==> flow/design.v <==
module spi_front (
    input clk,
    input spi_clk_in,
    input rst_n,
    output spi_clk_o,
    output spi_clk_t,
    output spi_mosi_o,
    output spi_mosi_t,
    input spi_miso_i,
    input [31:0] data_mosi,
    output [31:0] data_miso,
    input spi_begin,
    input spi_wide,
    output spi_busy
);
localparam SPI_STATE_IDLE = 0;
localparam SPI_STATE_ACTIVE = 1;
reg spi_state;
reg [4:0] spi_bit_ptr;
reg spi_clk_gate;
reg spi_busy_r;
reg [31:0]spi_tx_data;
reg [31:0]spi_rx_data;
reg [31:0]spi_rx_data_r;
assign spi_busy = spi_busy_r;
reg spi_clk_q;
wire spi_clk_fall = spi_clk_q & ~spi_clk_in;
wire spi_clk_rise = ~spi_clk_q & spi_clk_in;
always @(posedge clk or negedge rst_n) begin
    if(~rst_n) begin
        spi_clk_q <= 1'b0;
    end else begin
        spi_clk_q <= spi_clk_in;
    end
end
assign spi_clk_o = spi_clk_in & spi_clk_gate;
always @(posedge clk or negedge rst_n) begin
    if(~rst_n) begin
        spi_state <= SPI_STATE_IDLE;
        spi_bit_ptr <= 3'b0;
        spi_clk_gate <= 1'b0;
        spi_busy_r <= 1'b0;
        spi_tx_data <= 8'b0;
        spi_rx_data_r <= 32'b0;
    end else if(spi_clk_fall) begin
        case (spi_state)
            SPI_STATE_IDLE:begin
                if(spi_begin)begin
                    spi_state <= SPI_STATE_ACTIVE;
                    spi_bit_ptr <= {{2{spi_wide}},3'h7};
                    spi_clk_gate <= 1'b1;
                    spi_busy_r <= 1'b1;
                    spi_tx_data <= data_mosi;
                end
            end
            SPI_STATE_ACTIVE:begin
                if(~|spi_bit_ptr)begin
                    spi_state <= SPI_STATE_IDLE;
                    spi_bit_ptr <= 3'h0;
                    spi_clk_gate <= 1'b0;
                    spi_busy_r <= 1'b0;
                    spi_rx_data_r <= spi_rx_data;
                end else begin
                    spi_bit_ptr <= spi_bit_ptr - 3'b1;
                end
            end
            default: begin
                spi_state <= SPI_STATE_IDLE;
                spi_bit_ptr <= 3'b0;
                spi_clk_gate <= 1'b0;
                spi_busy_r <= 1'b0; 
            end
        endcase
    end
end
reg spi_mosi_r;
assign spi_mosi_o = spi_mosi_r;
always @(*) begin
    case (spi_bit_ptr)
        5'd1: spi_mosi_r = spi_tx_data[1];
        5'd2: spi_mosi_r = spi_tx_data[2];
        5'd3: spi_mosi_r = spi_tx_data[3];
        5'd4: spi_mosi_r = spi_tx_data[4];
        5'd5: spi_mosi_r = spi_tx_data[5];
        5'd6: spi_mosi_r = spi_tx_data[6];
        5'd7: spi_mosi_r = spi_tx_data[7];
        5'd8: spi_mosi_r = spi_tx_data[8];
        5'd9: spi_mosi_r = spi_tx_data[9];
        5'd10: spi_mosi_r = spi_tx_data[10];
        5'd11: spi_mosi_r = spi_tx_data[11];
        5'd12: spi_mosi_r = spi_tx_data[12];
        5'd13: spi_mosi_r = spi_tx_data[13];
        5'd14: spi_mosi_r = spi_tx_data[14];
        5'd15: spi_mosi_r = spi_tx_data[15];
        5'd16: spi_mosi_r = spi_tx_data[16];
        5'd17: spi_mosi_r = spi_tx_data[17];
        5'd18: spi_mosi_r = spi_tx_data[18];
        5'd19: spi_mosi_r = spi_tx_data[19];
        5'd20: spi_mosi_r = spi_tx_data[20];
        5'd21: spi_mosi_r = spi_tx_data[21];
        5'd22: spi_mosi_r = spi_tx_data[22];
        5'd23: spi_mosi_r = spi_tx_data[23];
        5'd24: spi_mosi_r = spi_tx_data[24];
        5'd25: spi_mosi_r = spi_tx_data[25];
        5'd26: spi_mosi_r = spi_tx_data[26];
        5'd27: spi_mosi_r = spi_tx_data[27];
        5'd28: spi_mosi_r = spi_tx_data[28];
        5'd29: spi_mosi_r = spi_tx_data[29];
        5'd30: spi_mosi_r = spi_tx_data[30];
        5'd31: spi_mosi_r = spi_tx_data[31];
        default: spi_mosi_r = spi_tx_data[0];
    endcase
end
assign data_miso = spi_rx_data_r;
always @(posedge clk or negedge rst_n) begin
    if(~rst_n) begin
        spi_rx_data <= 8'b0;
    end else if(spi_clk_rise && spi_busy_r) begin
        spi_rx_data <= {spi_rx_data[30:0],spi_miso_i};
    end else begin
        spi_rx_data <= spi_rx_data;
    end
end
endmodule
module spi_host #
	(
		parameter C_S_AXIS_TDATA_WIDTH = 32,
		parameter integer C_S_AXI_DATA_WIDTH	= 32,
		parameter integer C_S_AXI_ADDR_WIDTH	= 8,
		parameter integer SPI_CS_WIDTH	= 16
	) (
	input spi_clk_i,
	output spi_clk_o,
	output spi_clk_t,
	input spi_mosi_i,
	output spi_mosi_o,
	output spi_mosi_t,
	input spi_miso_i,
	output spi_miso_o,
	output spi_miso_t,
	input [SPI_CS_WIDTH - 1:0]spi_cs_i,
	output [SPI_CS_WIDTH - 1:0]spi_cs_o,
	output [SPI_CS_WIDTH - 1:0]spi_cs_t,
	input  s_axi_aclk,
	input  s_axi_aresetn,
	input [C_S_AXI_ADDR_WIDTH-1 : 0] s_axi_awaddr,
	input  s_axi_awvalid,
	output  s_axi_awready,
	input [C_S_AXI_DATA_WIDTH-1 : 0] s_axi_wdata,
	input  s_axi_wvalid,
	output  s_axi_wready,
	output [1 : 0] s_axi_bresp,
	output  s_axi_bvalid,
	input  s_axi_bready,
	input [C_S_AXI_ADDR_WIDTH-1 : 0] s_axi_araddr,
	input  s_axi_arvalid,
	output  s_axi_arready,
	output [C_S_AXI_DATA_WIDTH-1 : 0] s_axi_rdata,
	output [1 : 0] s_axi_rresp,
	output  s_axi_rvalid,
	input  s_axi_rready,
	output  s_axis_tready,
	input [C_S_AXIS_TDATA_WIDTH-1 : 0] s_axis_tdata,
	input  s_axis_tlast,
	input  s_axis_tvalid,
	input  m_axis_tready,
	output [C_S_AXIS_TDATA_WIDTH-1 : 0] m_axis_tdata,
	output  m_axis_tlast,
	output  m_axis_tvalid
);
localparam integer OP_STATUS_ADDR = 0;
localparam integer DATA_ACCESS_ADDR = 4;
localparam integer SPI_CS_W1C_ADDR = 8;
localparam integer SPI_CHIP_SEL_ADDR = 12;
localparam integer SPI_CS_W1S_ADDR = 16;
localparam integer SPI_CTL_ADDR = 20;
localparam integer SPI_CLK_SPCL_ADDR = 24;
localparam integer SPI_BURST_CNT_ADDR = 28;
wire rst_n;
assign rst_n = s_axi_aresetn;
reg [C_S_AXI_ADDR_WIDTH-1:0]awaddr_r;
wire aw_success;
assign aw_success = s_axi_awvalid & s_axi_awready;
reg [C_S_AXI_ADDR_WIDTH-1:0]araddr_r;
wire ar_success;
assign ar_success = s_axi_arvalid & s_axi_arready;
wire spi_state_is_idle;
assign spi_state_is_idle = (spi_control_state == AXI_SPI_STATE_IDLE);
always @(posedge s_axi_aclk or negedge rst_n ) begin
	if(~rst_n)begin
		awaddr_r <= 0;
	end else if(spi_state_is_idle && aw_success) begin
		awaddr_r <= s_axi_awaddr;
	end else begin
		awaddr_r <= awaddr_r;
	end
end
always @(posedge s_axi_aclk or negedge rst_n ) begin
	if(~rst_n)begin
		araddr_r <= 0;
	end else if(ar_success) begin
		araddr_r <= s_axi_araddr;
	end else begin
		araddr_r <= araddr_r;
	end
end
wire [C_S_AXI_ADDR_WIDTH-1:0]awaddr_active;
assign awaddr_active = aw_success ? s_axi_awaddr : awaddr_r;
wire [C_S_AXI_ADDR_WIDTH-1:0]araddr_active;
assign araddr_active = ar_success ? s_axi_araddr : araddr_r;
reg [1:0] axi_mm_if_state ;
reg ar_ready;
wire r_valid;
assign r_valid = ~ar_ready;
assign s_axi_arready = ar_ready;
assign s_axi_rvalid = r_valid & spi_state_is_idle;
always @(posedge s_axi_aclk or negedge rst_n) begin
	if(~rst_n)begin
		ar_ready <= 1'b1;
	end else if(s_axi_arready && s_axi_arvalid) begin
		ar_ready <= 1'b0;
	end else if(s_axi_rready && s_axi_rvalid) begin
		ar_ready <= 1'b1;
	end
end
assign s_axi_rresp = 2'b0;
assign s_axi_awready = spi_state_is_idle;
assign s_axi_wready = spi_state_is_idle;
assign w_ready = spi_state_is_idle;
assign s_axi_bresp = 2'b0;
reg b_valid;
assign s_axi_bvalid = b_valid;
assign s_axi_bvalid = b_valid;
always @(posedge s_axi_aclk or negedge rst_n) begin
	if(~rst_n)begin
		b_valid <= 1'b0;
	end else if(s_axi_wready && s_axi_wvalid && ~b_valid) begin
		b_valid <= 1'b1;
	end else if(s_axi_bready && b_valid) begin
		b_valid <= 1'b0;
	end
end
wire w_success;
assign w_success = s_axi_wvalid & s_axi_wready;
wire r_success;
assign r_success = s_axi_rvalid & s_axi_rready;
localparam AXI_SPI_STATE_IDLE = 5;
localparam AXI_SPI_STATE_MM_ARMED = 0;
localparam AXI_SPI_STATE_MM_ACTIVE = 1;
localparam AXI_SPI_STATE_S_ARMED = 2;
localparam AXI_SPI_STATE_S_ACTIVE = 3;
reg [2:0]spi_control_state ;
	wire spi_mode_stream;
reg [31:0]spi_tx_data;
reg [31:0]spi_strm_b_len;
	wire spi_strm_b_len_nz;
	assign spi_strm_b_len_nz = |spi_strm_b_len;
reg spi_front_begin;
	wire spi_front_wide;
	assign spi_front_wide = spi_control_state[1];
	wire spi_front_busy;
reg s_axis_tready_r;
reg s_axis_tlast_r;
reg m_axis_tvalid_r;
reg m_axis_tlast_r;
assign s_axis_tready = s_axis_tready_r;
assign m_axis_tvalid = m_axis_tvalid_r;
assign m_axis_tlast = m_axis_tlast_r;
always @(posedge s_axi_aclk or negedge rst_n) begin
	if(~rst_n)begin
		s_axis_tlast_r <= 1'b0;
	end else if (s_axis_tvalid && s_axis_tready) begin
		s_axis_tlast_r <= s_axis_tlast;
	end
end
always @(posedge s_axi_aclk or negedge rst_n) begin
	if(~rst_n)begin
		spi_control_state <= AXI_SPI_STATE_IDLE;
		spi_tx_data <= 32'h0;
		spi_strm_b_len <= 32'h0;
		spi_front_begin <= 1'b0;
		s_axis_tready_r <= 1'b0;
		m_axis_tvalid_r <= 1'b0;
		m_axis_tlast_r <= 1'b0;
	end else begin
		case (spi_control_state)
			AXI_SPI_STATE_IDLE : begin
				if (w_success && awaddr_active == DATA_ACCESS_ADDR) begin
					spi_control_state <= AXI_SPI_STATE_MM_ARMED;
					spi_tx_data <= s_axi_wdata;
					spi_front_begin <= 1'b1;
				end else if (w_success && awaddr_active == SPI_BURST_CNT_ADDR) begin
					spi_control_state <= AXI_SPI_STATE_S_ARMED;
					spi_strm_b_len <= s_axi_wdata;
					spi_front_begin <= spi_strm_s2mm;
					s_axis_tready_r <= 1'b1;
					m_axis_tvalid_r <= 1'b0;
					m_axis_tlast_r <= 1'b0;
				end else begin
					if(s_axis_tvalid & s_axis_tready) begin
						s_axis_tready_r <= 1'b0;
					end
					if(m_axis_tvalid & m_axis_tready)begin
						m_axis_tvalid_r <= 1'b0; 
						m_axis_tlast_r <= 1'b0;
					end
				end
			end
			AXI_SPI_STATE_MM_ARMED : begin
				if (spi_front_busy) begin
					spi_control_state <= AXI_SPI_STATE_MM_ACTIVE;
					spi_front_begin <= 1'b0;
				end
			end
			AXI_SPI_STATE_MM_ACTIVE : begin
				if (~spi_front_busy) begin
					spi_control_state <= AXI_SPI_STATE_IDLE;
				end
			end
			AXI_SPI_STATE_S_ARMED : begin
				if (spi_front_busy) begin
					spi_control_state <= AXI_SPI_STATE_S_ACTIVE;
					spi_strm_b_len <= spi_strm_b_len - 32'b1;
					spi_front_begin <= 1'b0;
				end else if(s_axis_tvalid & s_axis_tready) begin
					spi_front_begin <= 1'b1;
					spi_tx_data <= stream_word_odrered;
					s_axis_tready_r <= 1'b0;
					m_axis_tvalid_r <= 1'b0;
				end else if(m_axis_tvalid & m_axis_tready)begin
					spi_front_begin <= 1'b1;
					s_axis_tready_r <= 1'b0;
					m_axis_tvalid_r <= 1'b0;
				end
			end
			AXI_SPI_STATE_S_ACTIVE : begin
				if (~spi_front_busy && spi_strm_b_len_nz) begin
					if(s_axis_tlast_r && ~spi_strm_s2mm) begin
						spi_control_state <= AXI_SPI_STATE_IDLE;
						spi_strm_b_len <= 32'h0;
						s_axis_tready_r <= 1'b1;
						m_axis_tvalid_r <= spi_strm_s2mm;
						m_axis_tlast_r <= spi_strm_s2mm;
					end else begin
						spi_control_state <= AXI_SPI_STATE_S_ARMED;
						s_axis_tready_r <= 1'b1;
						m_axis_tvalid_r <= spi_strm_s2mm;
					end
				end else if (~spi_front_busy && ~spi_strm_b_len_nz) begin
					spi_control_state <= AXI_SPI_STATE_IDLE;
					spi_strm_b_len <= 32'h0;
					s_axis_tready_r <= 1'b1;
					m_axis_tvalid_r <= spi_strm_s2mm;
					m_axis_tlast_r <= spi_strm_s2mm;
				end
			end 
			default: begin
				spi_control_state <= AXI_SPI_STATE_IDLE;
				spi_tx_data <= 32'h0;
				spi_strm_b_len <= 32'h0;
				spi_front_begin <= 1'b0;
				s_axis_tready_r <= 1'b0;
				m_axis_tvalid_r <= 1'b0;
				m_axis_tlast_r <= 1'b0;
			end
		endcase
	end
end
reg [15:0]spi_ctl_reg;
	always @(posedge s_axi_aclk or negedge rst_n) begin
		if(~rst_n)begin
			spi_ctl_reg <= 0;
		end else if(w_success && awaddr_active == SPI_CTL_ADDR && spi_state_is_idle)begin
			spi_ctl_reg <= s_axi_wdata[15:0];
		end else begin
			spi_ctl_reg <= spi_ctl_reg;
		end
	end
wire spi_strm_s2mm;
assign spi_strm_s2mm = spi_ctl_reg[15];
wire [4:0]stream_byte_order;
assign stream_byte_order = spi_ctl_reg[4:0];
localparam STREAM_BYTE_ORDER_0123 = 5'd0;
localparam STREAM_BYTE_ORDER_0132 = 5'd1;
localparam STREAM_BYTE_ORDER_0213 = 5'd2;
localparam STREAM_BYTE_ORDER_0231 = 5'd3;
localparam STREAM_BYTE_ORDER_0312 = 5'd4;
localparam STREAM_BYTE_ORDER_0321 = 5'd5;
localparam STREAM_BYTE_ORDER_1023 = 5'd6;
localparam STREAM_BYTE_ORDER_1032 = 5'd7;
localparam STREAM_BYTE_ORDER_1203 = 5'd8;
localparam STREAM_BYTE_ORDER_1230 = 5'd9;
localparam STREAM_BYTE_ORDER_1302 = 5'd10;
localparam STREAM_BYTE_ORDER_1320 = 5'd11;
localparam STREAM_BYTE_ORDER_2013 = 5'd12;
localparam STREAM_BYTE_ORDER_2031 = 5'd13;
localparam STREAM_BYTE_ORDER_2103 = 5'd14;
localparam STREAM_BYTE_ORDER_2130 = 5'd15;
localparam STREAM_BYTE_ORDER_2301 = 5'd16;
localparam STREAM_BYTE_ORDER_2310 = 5'd17;
localparam STREAM_BYTE_ORDER_3012 = 5'd18;
localparam STREAM_BYTE_ORDER_3021 = 5'd19;
localparam STREAM_BYTE_ORDER_3102 = 5'd20;
localparam STREAM_BYTE_ORDER_3120 = 5'd21;
localparam STREAM_BYTE_ORDER_3201 = 5'd22;
localparam STREAM_BYTE_ORDER_3210 = 5'd23;
reg [31:0] stream_word_odrered;
always @ (*)begin
	case (stream_byte_order)
		STREAM_BYTE_ORDER_0123 : stream_word_odrered = {s_axis_tdata[7:0], s_axis_tdata[15:8], s_axis_tdata[23:16], s_axis_tdata[31:24]};
		STREAM_BYTE_ORDER_0132 : stream_word_odrered = {s_axis_tdata[7:0], s_axis_tdata[15:8], s_axis_tdata[31:24], s_axis_tdata[23:16]};
		STREAM_BYTE_ORDER_0213 : stream_word_odrered = {s_axis_tdata[7:0], s_axis_tdata[23:16], s_axis_tdata[15:8], s_axis_tdata[31:24]};
		STREAM_BYTE_ORDER_0231 : stream_word_odrered = {s_axis_tdata[7:0], s_axis_tdata[23:16], s_axis_tdata[31:24], s_axis_tdata[15:8]};
		STREAM_BYTE_ORDER_0312 : stream_word_odrered = {s_axis_tdata[7:0], s_axis_tdata[31:24], s_axis_tdata[15:8], s_axis_tdata[23:16]};
		STREAM_BYTE_ORDER_0321 : stream_word_odrered = {s_axis_tdata[7:0], s_axis_tdata[31:24], s_axis_tdata[23:16], s_axis_tdata[15:8]};
		STREAM_BYTE_ORDER_1023 : stream_word_odrered = {s_axis_tdata[15:8], s_axis_tdata[7:0], s_axis_tdata[23:16], s_axis_tdata[31:24]};
		STREAM_BYTE_ORDER_1032 : stream_word_odrered = {s_axis_tdata[15:8], s_axis_tdata[7:0], s_axis_tdata[31:24], s_axis_tdata[23:16]};
		STREAM_BYTE_ORDER_1203 : stream_word_odrered = {s_axis_tdata[15:8], s_axis_tdata[23:16], s_axis_tdata[7:0], s_axis_tdata[31:24]};
		STREAM_BYTE_ORDER_1230 : stream_word_odrered = {s_axis_tdata[15:8], s_axis_tdata[23:16], s_axis_tdata[31:24], s_axis_tdata[7:0]};
		STREAM_BYTE_ORDER_1302 : stream_word_odrered = {s_axis_tdata[15:8], s_axis_tdata[31:24], s_axis_tdata[7:0], s_axis_tdata[23:16]};
		STREAM_BYTE_ORDER_1320 : stream_word_odrered = {s_axis_tdata[15:8], s_axis_tdata[31:24], s_axis_tdata[23:16], s_axis_tdata[7:0]};
		STREAM_BYTE_ORDER_2013 : stream_word_odrered = {s_axis_tdata[23:16], s_axis_tdata[7:0], s_axis_tdata[15:8], s_axis_tdata[31:24]};
		STREAM_BYTE_ORDER_2031 : stream_word_odrered = {s_axis_tdata[23:16], s_axis_tdata[7:0], s_axis_tdata[31:24], s_axis_tdata[15:8]};
		STREAM_BYTE_ORDER_2103 : stream_word_odrered = {s_axis_tdata[23:16], s_axis_tdata[15:8], s_axis_tdata[7:0], s_axis_tdata[31:24]};
		STREAM_BYTE_ORDER_2130 : stream_word_odrered = {s_axis_tdata[23:16], s_axis_tdata[15:8], s_axis_tdata[31:24], s_axis_tdata[7:0]};
		STREAM_BYTE_ORDER_2301 : stream_word_odrered = {s_axis_tdata[23:16], s_axis_tdata[31:24], s_axis_tdata[7:0], s_axis_tdata[15:8]};
		STREAM_BYTE_ORDER_2310 : stream_word_odrered = {s_axis_tdata[23:16], s_axis_tdata[31:24], s_axis_tdata[15:8], s_axis_tdata[7:0]};
		STREAM_BYTE_ORDER_3012 : stream_word_odrered = {s_axis_tdata[31:24], s_axis_tdata[7:0], s_axis_tdata[15:8], s_axis_tdata[23:16]};
		STREAM_BYTE_ORDER_3021 : stream_word_odrered = {s_axis_tdata[31:24], s_axis_tdata[7:0], s_axis_tdata[23:16], s_axis_tdata[15:8]};
		STREAM_BYTE_ORDER_3102 : stream_word_odrered = {s_axis_tdata[31:24], s_axis_tdata[15:8], s_axis_tdata[7:0], s_axis_tdata[23:16]};
		STREAM_BYTE_ORDER_3120 : stream_word_odrered = {s_axis_tdata[31:24], s_axis_tdata[15:8], s_axis_tdata[23:16], s_axis_tdata[7:0]};
		STREAM_BYTE_ORDER_3201 : stream_word_odrered = {s_axis_tdata[31:24], s_axis_tdata[23:16], s_axis_tdata[7:0], s_axis_tdata[15:8]};
		STREAM_BYTE_ORDER_3210 : stream_word_odrered = {s_axis_tdata[31:24], s_axis_tdata[23:16], s_axis_tdata[15:8], s_axis_tdata[7:0]};
		default: stream_word_odrered = {s_axis_tdata[7:0], s_axis_tdata[15:8], s_axis_tdata[23:16], s_axis_tdata[31:24]};
	endcase
end
	reg [15:0]spi_clk_pscl;
	reg [3:0]spi_clk_pscl_sel;
	reg spi_clk_gen;
	always @(posedge s_axi_aclk or negedge rst_n) begin
		if(~rst_n)begin
			spi_clk_pscl_sel <= 1;
		end else if(w_success && awaddr_active == SPI_CLK_SPCL_ADDR && spi_state_is_idle)begin
			spi_clk_pscl_sel <= s_axi_wdata[3:0];
		end else begin
			spi_clk_pscl_sel <= spi_clk_pscl_sel;
		end
	end
	always @(*)begin
		case(spi_clk_pscl_sel)
		4'h0: spi_clk_gen = 1'b0;
		4'h1: spi_clk_gen = spi_clk_pscl[0];
		4'h2: spi_clk_gen = spi_clk_pscl[1];
		4'h3: spi_clk_gen = spi_clk_pscl[2];
		4'h4: spi_clk_gen = spi_clk_pscl[3];
		4'h5: spi_clk_gen = spi_clk_pscl[4];
		4'h6: spi_clk_gen = spi_clk_pscl[5];
		4'h7: spi_clk_gen = spi_clk_pscl[6];
		4'h8: spi_clk_gen = spi_clk_pscl[7];
		4'h9: spi_clk_gen = spi_clk_pscl[8];
		4'hA: spi_clk_gen = spi_clk_pscl[9];
		4'hB: spi_clk_gen = spi_clk_pscl[10];
		4'hC: spi_clk_gen = spi_clk_pscl[11];
		4'hD: spi_clk_gen = spi_clk_pscl[12];
		4'hE: spi_clk_gen = spi_clk_pscl[13];
		4'hF: spi_clk_gen = spi_clk_pscl[14];
		default: spi_clk_gen = spi_clk_pscl[15];
		endcase
	end
	always @(posedge s_axi_aclk or negedge rst_n) begin
		if(~rst_n)begin
			spi_clk_pscl <= 16'b0;
		end else begin
			spi_clk_pscl <= spi_clk_pscl + 1;
		end
	end
	reg [SPI_CS_WIDTH-1:0]chip_sel_r;
	always @(posedge s_axi_aclk or negedge rst_n) begin
		if(~rst_n)begin
			chip_sel_r <= 16'hFFFF;
		end else if(w_success && awaddr_active == SPI_CHIP_SEL_ADDR && spi_state_is_idle)begin
			chip_sel_r <= s_axi_wdata[SPI_CS_WIDTH-1:0];
		end else if(w_success && awaddr_active == SPI_CS_W1C_ADDR && spi_state_is_idle)begin
			chip_sel_r <= chip_sel_r & ~s_axi_wdata[SPI_CS_WIDTH-1:0];
		end else if(w_success && awaddr_active == SPI_CS_W1S_ADDR && spi_state_is_idle)begin
			chip_sel_r <= chip_sel_r | s_axi_wdata[SPI_CS_WIDTH-1:0];
		end else begin
			chip_sel_r <= chip_sel_r;
		end
	end
	assign spi_cs_o = chip_sel_r;
wire [31:0]spi_front_tx_data;
assign spi_front_tx_data = spi_tx_data | {32{spi_strm_s2mm}};
wire [31:0]spi_front_rx_data;
assign m_axis_tdata = {spi_front_rx_data[7:0],spi_front_rx_data[15:8],spi_front_rx_data[23:16],spi_front_rx_data[31:24]};
spi_front front(
    .clk(s_axi_aclk),
    .spi_clk_in(spi_clk_gen),
    .rst_n(rst_n),
    .spi_clk_o(spi_clk_o),
    .spi_mosi_o(spi_mosi_o),
    .spi_miso_i(spi_miso_i),
    .data_mosi(spi_front_tx_data),
    .data_miso(spi_front_rx_data),
    .spi_begin(spi_front_begin),
    .spi_wide(spi_front_wide),
    .spi_busy(spi_front_busy)
);
assign spi_clk_t = 1'b0; 
assign spi_mosi_t = 1'b0; 
assign spi_miso_t = 1'b1; 
assign spi_miso_o = 1'b1; 
assign spi_cs_t = 16'b0; 
reg [C_S_AXI_DATA_WIDTH-1:0]s_axi_rdata_r;
assign s_axi_rdata = s_axi_rdata_r;
	always @(*) begin
		case (araddr_active)
			DATA_ACCESS_ADDR : s_axi_rdata_r = spi_front_rx_data ; 	 
			SPI_CHIP_SEL_ADDR : s_axi_rdata_r = {16'h0,chip_sel_r} ;		 
			OP_STATUS_ADDR : s_axi_rdata_r = {31'h000,spi_front_busy} ;	 
			SPI_CLK_SPCL_ADDR : s_axi_rdata_r = {20'h000,spi_clk_pscl_sel};  
			SPI_CTL_ADDR : s_axi_rdata_r = {16'h000,spi_ctl_reg};  
			default: s_axi_rdata_r = 32'h67676767;
		endcase
	end
endmodule
---- Step by step through the tools: spi_host ----
What the tools print for spi_host, step after step.
Line numbers count from 1 in the design file above.
Operators carry their Yosys type and port widths (W data, S select, Z words).
Cell names lack the library's common part.
A cell with - has no value.
design
  design top .............................. spi_host
  clock ................................... s_axi_aclk
  cell library ............................ sky130hd
  corner .................................. tt_025C_1v80

---- After elaboration ----
Yosys after proc, flatten, opt, wreduce and memory -nomap, before mapping. Memory bits, and registers merged into a memory's read port (data or address), are not among the register bits. Print and check cells are not counted. Equal cells are merged and count once.
storage and ports
  input bits .............................. 109
  register bits after elaboration ......... 246
  output and inout port bits .............. 114
  cells after elaboration ................. 270
cells by class
  $add $sub $neg .......................... 3
  equal/unequal tests ..................... 101
  bitwise operators ....................... 26
  reductions and logical operators ........ 46
  multiplexer cells ....................... 71
operators with widths
  kind                     number
  $pmux W32 S23            1
  $mux W32                 9
  $pmux W32 S5             1
  $pmux W32 S4             1
  $eq A5 B5 Y1 const B     24
  $pmux W32 S3             1
  $eq A5 B4 Y1 const B     16
  $eq A8 B5 Y1 const B     6
  $mux W16                 3
  $eq A5 B3 Y1 const B     8
  $mux W1                  33
  $sub A32 B1 Y32 const B  1
  $or A32 B32 Y32          1
  $reduce_or A32 Y1        1
  $eq A4 B4 Y1 const B     8
  $pmux W1 S31             1
  $eq A8 B4 Y1 const B     3
  $mux W3                  8
  $logic_and A1 B1 Y1      23
  $eq A5 B2 Y1 const B     4
  $ne A3 B3 Y1 const B     6
  $add A16 B1 Y16 const B  1
  $and A16 B16 Y16         1
  $or A16 B16 Y16          1
  $not A16 Y16             1
  $ne A2 B2 Y1 const B     8
  $eq A4 B3 Y1 const B     4
  $eq A8 B3 Y1 const B     2
Not listed: further kinds 32, cells in them 70.

---- Longest topological paths ----
Depth = most cells in a row (Yosys ltp): at word level without a register or memory, in the mapped netlist without a sequential cell, where the memories' decode and read muxes count.
depth
  depth after elaboration ................. 9
  ABC_AREA ................................ 0
  mapped depth ............................ 11

---- Mapped cells and area ----
Source: synth_stat.txt of the flow (Yosys; design flattened, memories mapped). It holds for the ABC_AREA given above (unset counts as 0); a run with the other value may have another netlist.
mapped netlist
  mapped area ............................. 13,658.1 µm²
  cell count .............................. 1,459
  mapped flip-flops ....................... 245
  buffers ................................. 128
  sequential part of the area ............. 6,155.9 µm²
cells by type
  cell type  number  total area (µm²)
  dfrtp_1    225     5,630.4
  mux2_2     99      1.11E+03
  a21oi_1    134     670.643
  nor2_1     166     623.098
  nand2_1    144     540.518
  dfstp_2    20      525.504
  a22o_1     47      411.645
  o21ai_0    63      315.302
  a222oi_1   26      260.25
  a22oi_1    31      232.723
  clkbuf_1   61      228.97
  buf_4      30      225.216
  o21ai_1    40      200.192
  nand3_1    33      165.158
  a31oi_1    24      150.144
  mux2i_1    15      150.144
  a221o_1    12      120.115
  nor3_1     24      120.115
Not listed: further types 56, cells in them 265.
The figures by module come from a second, unflattened synthesis with its own total; it is not the netlist above.
second synthesis, totals
  cell total of the unflattened synthesis .. 1,457
  area total of the unflattened synthesis .. 14,000.9 µm²
Each row is one instance without its submodules.
by module
  module     times used  cells  area (µm²)
  spi_host   1           1,114  9,416.5
  spi_front  1           343    4,584.4

---- Worst setup path after synthesis ----
Path of least setup slack by OpenSTA after synthesis, without wires, with an ideal clock, recovery checks aside; 20% of the period is set as input and as output delay. Where synthesis merged equal registers, the netlist keeps one of their names.
path after synthesis
  path type ............................... input port to output port
  start point ............................. input port s_axi_arvalid
  end point ............................... output port s_axi_rdata[16]
  driving pins on the path ................ 8
  arrival time ............................ 3,887 ps
  data required time ...................... 8,000 ps
  path buffers ............................ 1
  launch time at the first pin ............ 2,000 ps
  output delay ............................ 2,000 ps
  period .................................. 10,000 ps
  setup slack ............................. 4,113 ps
  external input delay .................... 2,000 ps
  delay of the path ....................... 1,887 ps
  synthesis period reached ................ 5,887 ps
"delay of the path" is the arrival time less input delay plus setup time.
At an output port there is no setup time.
"driving pins on the path" counts driving pins, that of a launching flip-flop among them; a cell with two outputs on the path counts twice.
"synthesis period reached" = period - worst setup slack (recovery checks aside). The figure is calculated, with input and output delays left at 20% of the set period.
Between the ends stands the longest chain of elaborated cells between them, by number of cells; it is not shown to be the way that was timed. Of several equally long chains one is given.
A line is the first line of the expression or statement that the cell stems from. Yosys adds cells for indexed reads and writes and turns some case tables into memories.
on the way, after synthesis
  path through ............................ nand2_1 -> mux2i_1 -> inv_1 -> nor2_1 -> nor3_1 -> a211oi_1 -> buf_2 -> nand2_1
  cells in the longest elaborated chain ... 4
RTL lines, path after synthesis
  item             RTL line  text
  start, declared  156       input s_axi_arvalid,
  $and A1 B1 Y1    186       assign ar_success = s_axi_arvalid & s_axi_arready;
  $mux W8          210       assign araddr_active = ar_success ? s_axi_araddr : araddr_r;
  $eq A8 B5 Y1     517       case (araddr_active)
  $pmux W32 S5     517
  end, declared    158       output [C_S_AXI_DATA_WIDTH-1 : 0] s_axi_rdata,

---- Timing after layout ----
Path of least setup slack in the final report of stored run 1 (OpenROAD, finished layout, wires in). Where an end is a register, its clock arrival counts in the times.
The report prints the path's times to 10 ps; the period is as set.
path post-layout
  path type ............................... input port to output port
  start point ............................. input port s_axi_arvalid
  end point ............................... output port s_axi_rdata[2]
  output delay ............................ 2,000 ps
  period .................................. 10,000 ps
  arrival time ............................ 5,740 ps
  data required time ...................... 8,000 ps
  setup slack ............................. 2,260 ps
  path buffers ............................ 3
  external input delay .................... 2,000 ps
  driving pins on the path ................ 10
  launch time at the first pin ............ 2,000 ps
Between the ends stands the longest chain of elaborated cells between them, by number of cells; it is not shown to be the way that was timed. Of several equally long chains one is given.
on the way, post-layout
  path through ............................ clkdlybuf4s50_1 -> nand2_1 -> mux2i_1 -> inv_1 -> o21ai_0 -> buf_4 -> nor2_2 -> a21oi_1 -> nand3_1 -> clkdlybuf4s50_1
  cells in the longest elaborated chain ... 4
RTL lines, path post-layout
  item             RTL line  text
  start, declared  156       input s_axi_arvalid,
  $and A1 B1 Y1    186       assign ar_success = s_axi_arvalid & s_axi_arready;
  $mux W8          210       assign araddr_active = ar_success ? s_axi_araddr : araddr_r;
  $eq A8 B5 Y1     517       case (araddr_active)
  $pmux W32 S5     517
  end, declared    158       output [C_S_AXI_DATA_WIDTH-1 : 0] s_axi_rdata,

Flow measurements of spi_host on sky130hd: 3 stored runs with different settings, listed in no order. Input and output delays are each 20% of the period that was set; the output load is 0.01 pF.
"period reached" is the run's clock period less its worst setup slack. It is reckoned from that one timing run; input and output delays stay at 20% of the period that was set.
"time on the worst setup path" means the part of the period allowed to the worst setup path (the constraints hold back 20% at inputs and 20% at outputs) less its slack; where the path has registers, the arrival times of their clocks count too.
"total power of the final layout" rests on the timing tool's default activity at the inputs, not on a simulated workload.
"time on the worst setup path" is given in steps of 10 ps.

======== stored run 1 ========
==> flow/run.sh <==
#!/bin/bash
# the make line also repeats the synthesis and layout settings of config.mk as NAME=value (left out here)
make -C /OpenROAD-flow-scripts/flow DESIGN_CONFIG=/design/flow/config.mk WORK_HOME=/design/flow/orfs CLKGATE_MAP_FILE= finish
==> flow/config.mk <==
export PLATFORM = sky130hd
export DESIGN_NAME = spi_host
export DESIGN_NICKNAME = spi_host
export VERILOG_FILES = /design/flow/design.v
export SDC_FILE = /design/flow/constraint.sdc
export NUM_CORES = 4
export LEC_CHECK = 0
export CAP_MARGIN = 35
export CELL_PAD_IN_SITES_DETAIL_PLACEMENT = 2
export CORE_MARGIN = 2
export CORE_UTILIZATION = 40
export HOLD_SLACK_MARGIN = 0.11
export PLACE_DENSITY = 0.6
export SETUP_SLACK_MARGIN = 2.12
export SLEW_MARGIN = 30
export TNS_END_PERCENT = 85
==> flow/constraint.sdc <==
create_clock -name core_clock -period 10.0 [get_ports {s_axi_aclk}]
set_input_delay 2.0000 -clock core_clock [delete_from_list [all_inputs] [get_ports {s_axi_aclk}]]
set_output_delay 2.0000 -clock core_clock [all_outputs]
set_load 0.01 [all_outputs]

-------- measured, stored run 1 --------
  synthesis area .......................... 13,658.1 µm²
  die area ................................ 35,639.8 µm²
  standard-cell area after routing ........ 16,671.0 µm²
  utilization after layout ................ 49.6%
  worst setup slack after layout .......... 2,265 ps
  setup total negative slack .............. 0 ps
  total power of the final layout ......... 0.004457 W
  period reached .......................... 7,735 ps
  time on the worst setup path ............ 3,740 ps
  worst setup path type ................... input port to output port

======== stored run 2 ========
==> flow/run.sh <==
#!/bin/bash
# the make line also repeats the synthesis and layout settings of config.mk as NAME=value (left out here)
make -C /OpenROAD-flow-scripts/flow DESIGN_CONFIG=/design/flow/config.mk WORK_HOME=/design/flow/orfs CLKGATE_MAP_FILE= finish
==> flow/config.mk <==
export PLATFORM = sky130hd
export DESIGN_NAME = spi_host
export DESIGN_NICKNAME = spi_host
export VERILOG_FILES = /design/flow/design.v
export SDC_FILE = /design/flow/constraint.sdc
export NUM_CORES = 4
export LEC_CHECK = 0
export CAP_MARGIN = 20
export CORE_ASPECT_RATIO = 0.68
export CORE_MARGIN = 10
export CORE_UTILIZATION = 34
export CTS_CLUSTER_SIZE = 96
export GPL_TIMING_DRIVEN = 0
export HOLD_SLACK_MARGIN = 0.05
export PLACE_DENSITY = 0.55
export SETUP_SLACK_MARGIN = 0.68
export SLEW_MARGIN = 20
==> flow/constraint.sdc <==
create_clock -name core_clock -period 12.7 [get_ports {s_axi_aclk}]
set_input_delay 2.5400 -clock core_clock [delete_from_list [all_inputs] [get_ports {s_axi_aclk}]]
set_output_delay 2.5400 -clock core_clock [all_outputs]
set_load 0.01 [all_outputs]

-------- measured, stored run 2 --------
  synthesis area .......................... 13,658.1 µm²
  die area ................................ 48,737.5 µm²
  standard-cell area after routing ........ 17,093.9 µm²
  utilization after layout ................ 43.1%
  worst setup slack after layout .......... 3,913 ps
  setup total negative slack .............. 0 ps
  total power of the final layout ......... 0.003198 W
  period reached .......................... 8,787 ps
  time on the worst setup path ............ 3,710 ps
  worst setup path type ................... input port to output port

======== stored run 3 ========
==> flow/run.sh <==
#!/bin/bash
# the make line also repeats the synthesis and layout settings of config.mk as NAME=value (left out here)
make -C /OpenROAD-flow-scripts/flow DESIGN_CONFIG=/design/flow/config.mk WORK_HOME=/design/flow/orfs CLKGATE_MAP_FILE= finish
==> flow/config.mk <==
export PLATFORM = sky130hd
export DESIGN_NAME = spi_host
export DESIGN_NICKNAME = spi_host
export VERILOG_FILES = /design/flow/design.v
export SDC_FILE = /design/flow/constraint.sdc
export NUM_CORES = 4
export LEC_CHECK = 0
export CAP_MARGIN = 20
export CELL_PAD_IN_SITES_DETAIL_PLACEMENT = 0
export CORE_ASPECT_RATIO = 1.76
export CORE_MARGIN = 2
export CORE_UTILIZATION = 21
export CTS_CLUSTER_SIZE = 89
export GPL_TIMING_DRIVEN = 1
export MAX_ROUTING_LAYER = met5
export PLACE_DENSITY_LB_ADDON = 0.18
export SETUP_SLACK_MARGIN = 1.17
export SLEW_MARGIN = 20
==> flow/constraint.sdc <==
create_clock -name core_clock -period 4.84 [get_ports {s_axi_aclk}]
set_input_delay 0.9680 -clock core_clock [delete_from_list [all_inputs] [get_ports {s_axi_aclk}]]
set_output_delay 0.9680 -clock core_clock [all_outputs]
set_load 0.01 [all_outputs]

-------- measured, stored run 3 --------
  synthesis area .......................... 13,658.1 µm²
  die area ................................ 67,177.1 µm²
  standard-cell area after routing ........ 17,957.2 µm²
  utilization after layout ................ 27.8%
  worst setup slack after layout .......... 1,048 ps
  setup total negative slack .............. 0 ps
  total power of the final layout ......... 0.008719 W
  period reached .......................... 3,792 ps
  time on the worst setup path ............ 1,860 ps
  worst setup path type ................... input port to output port
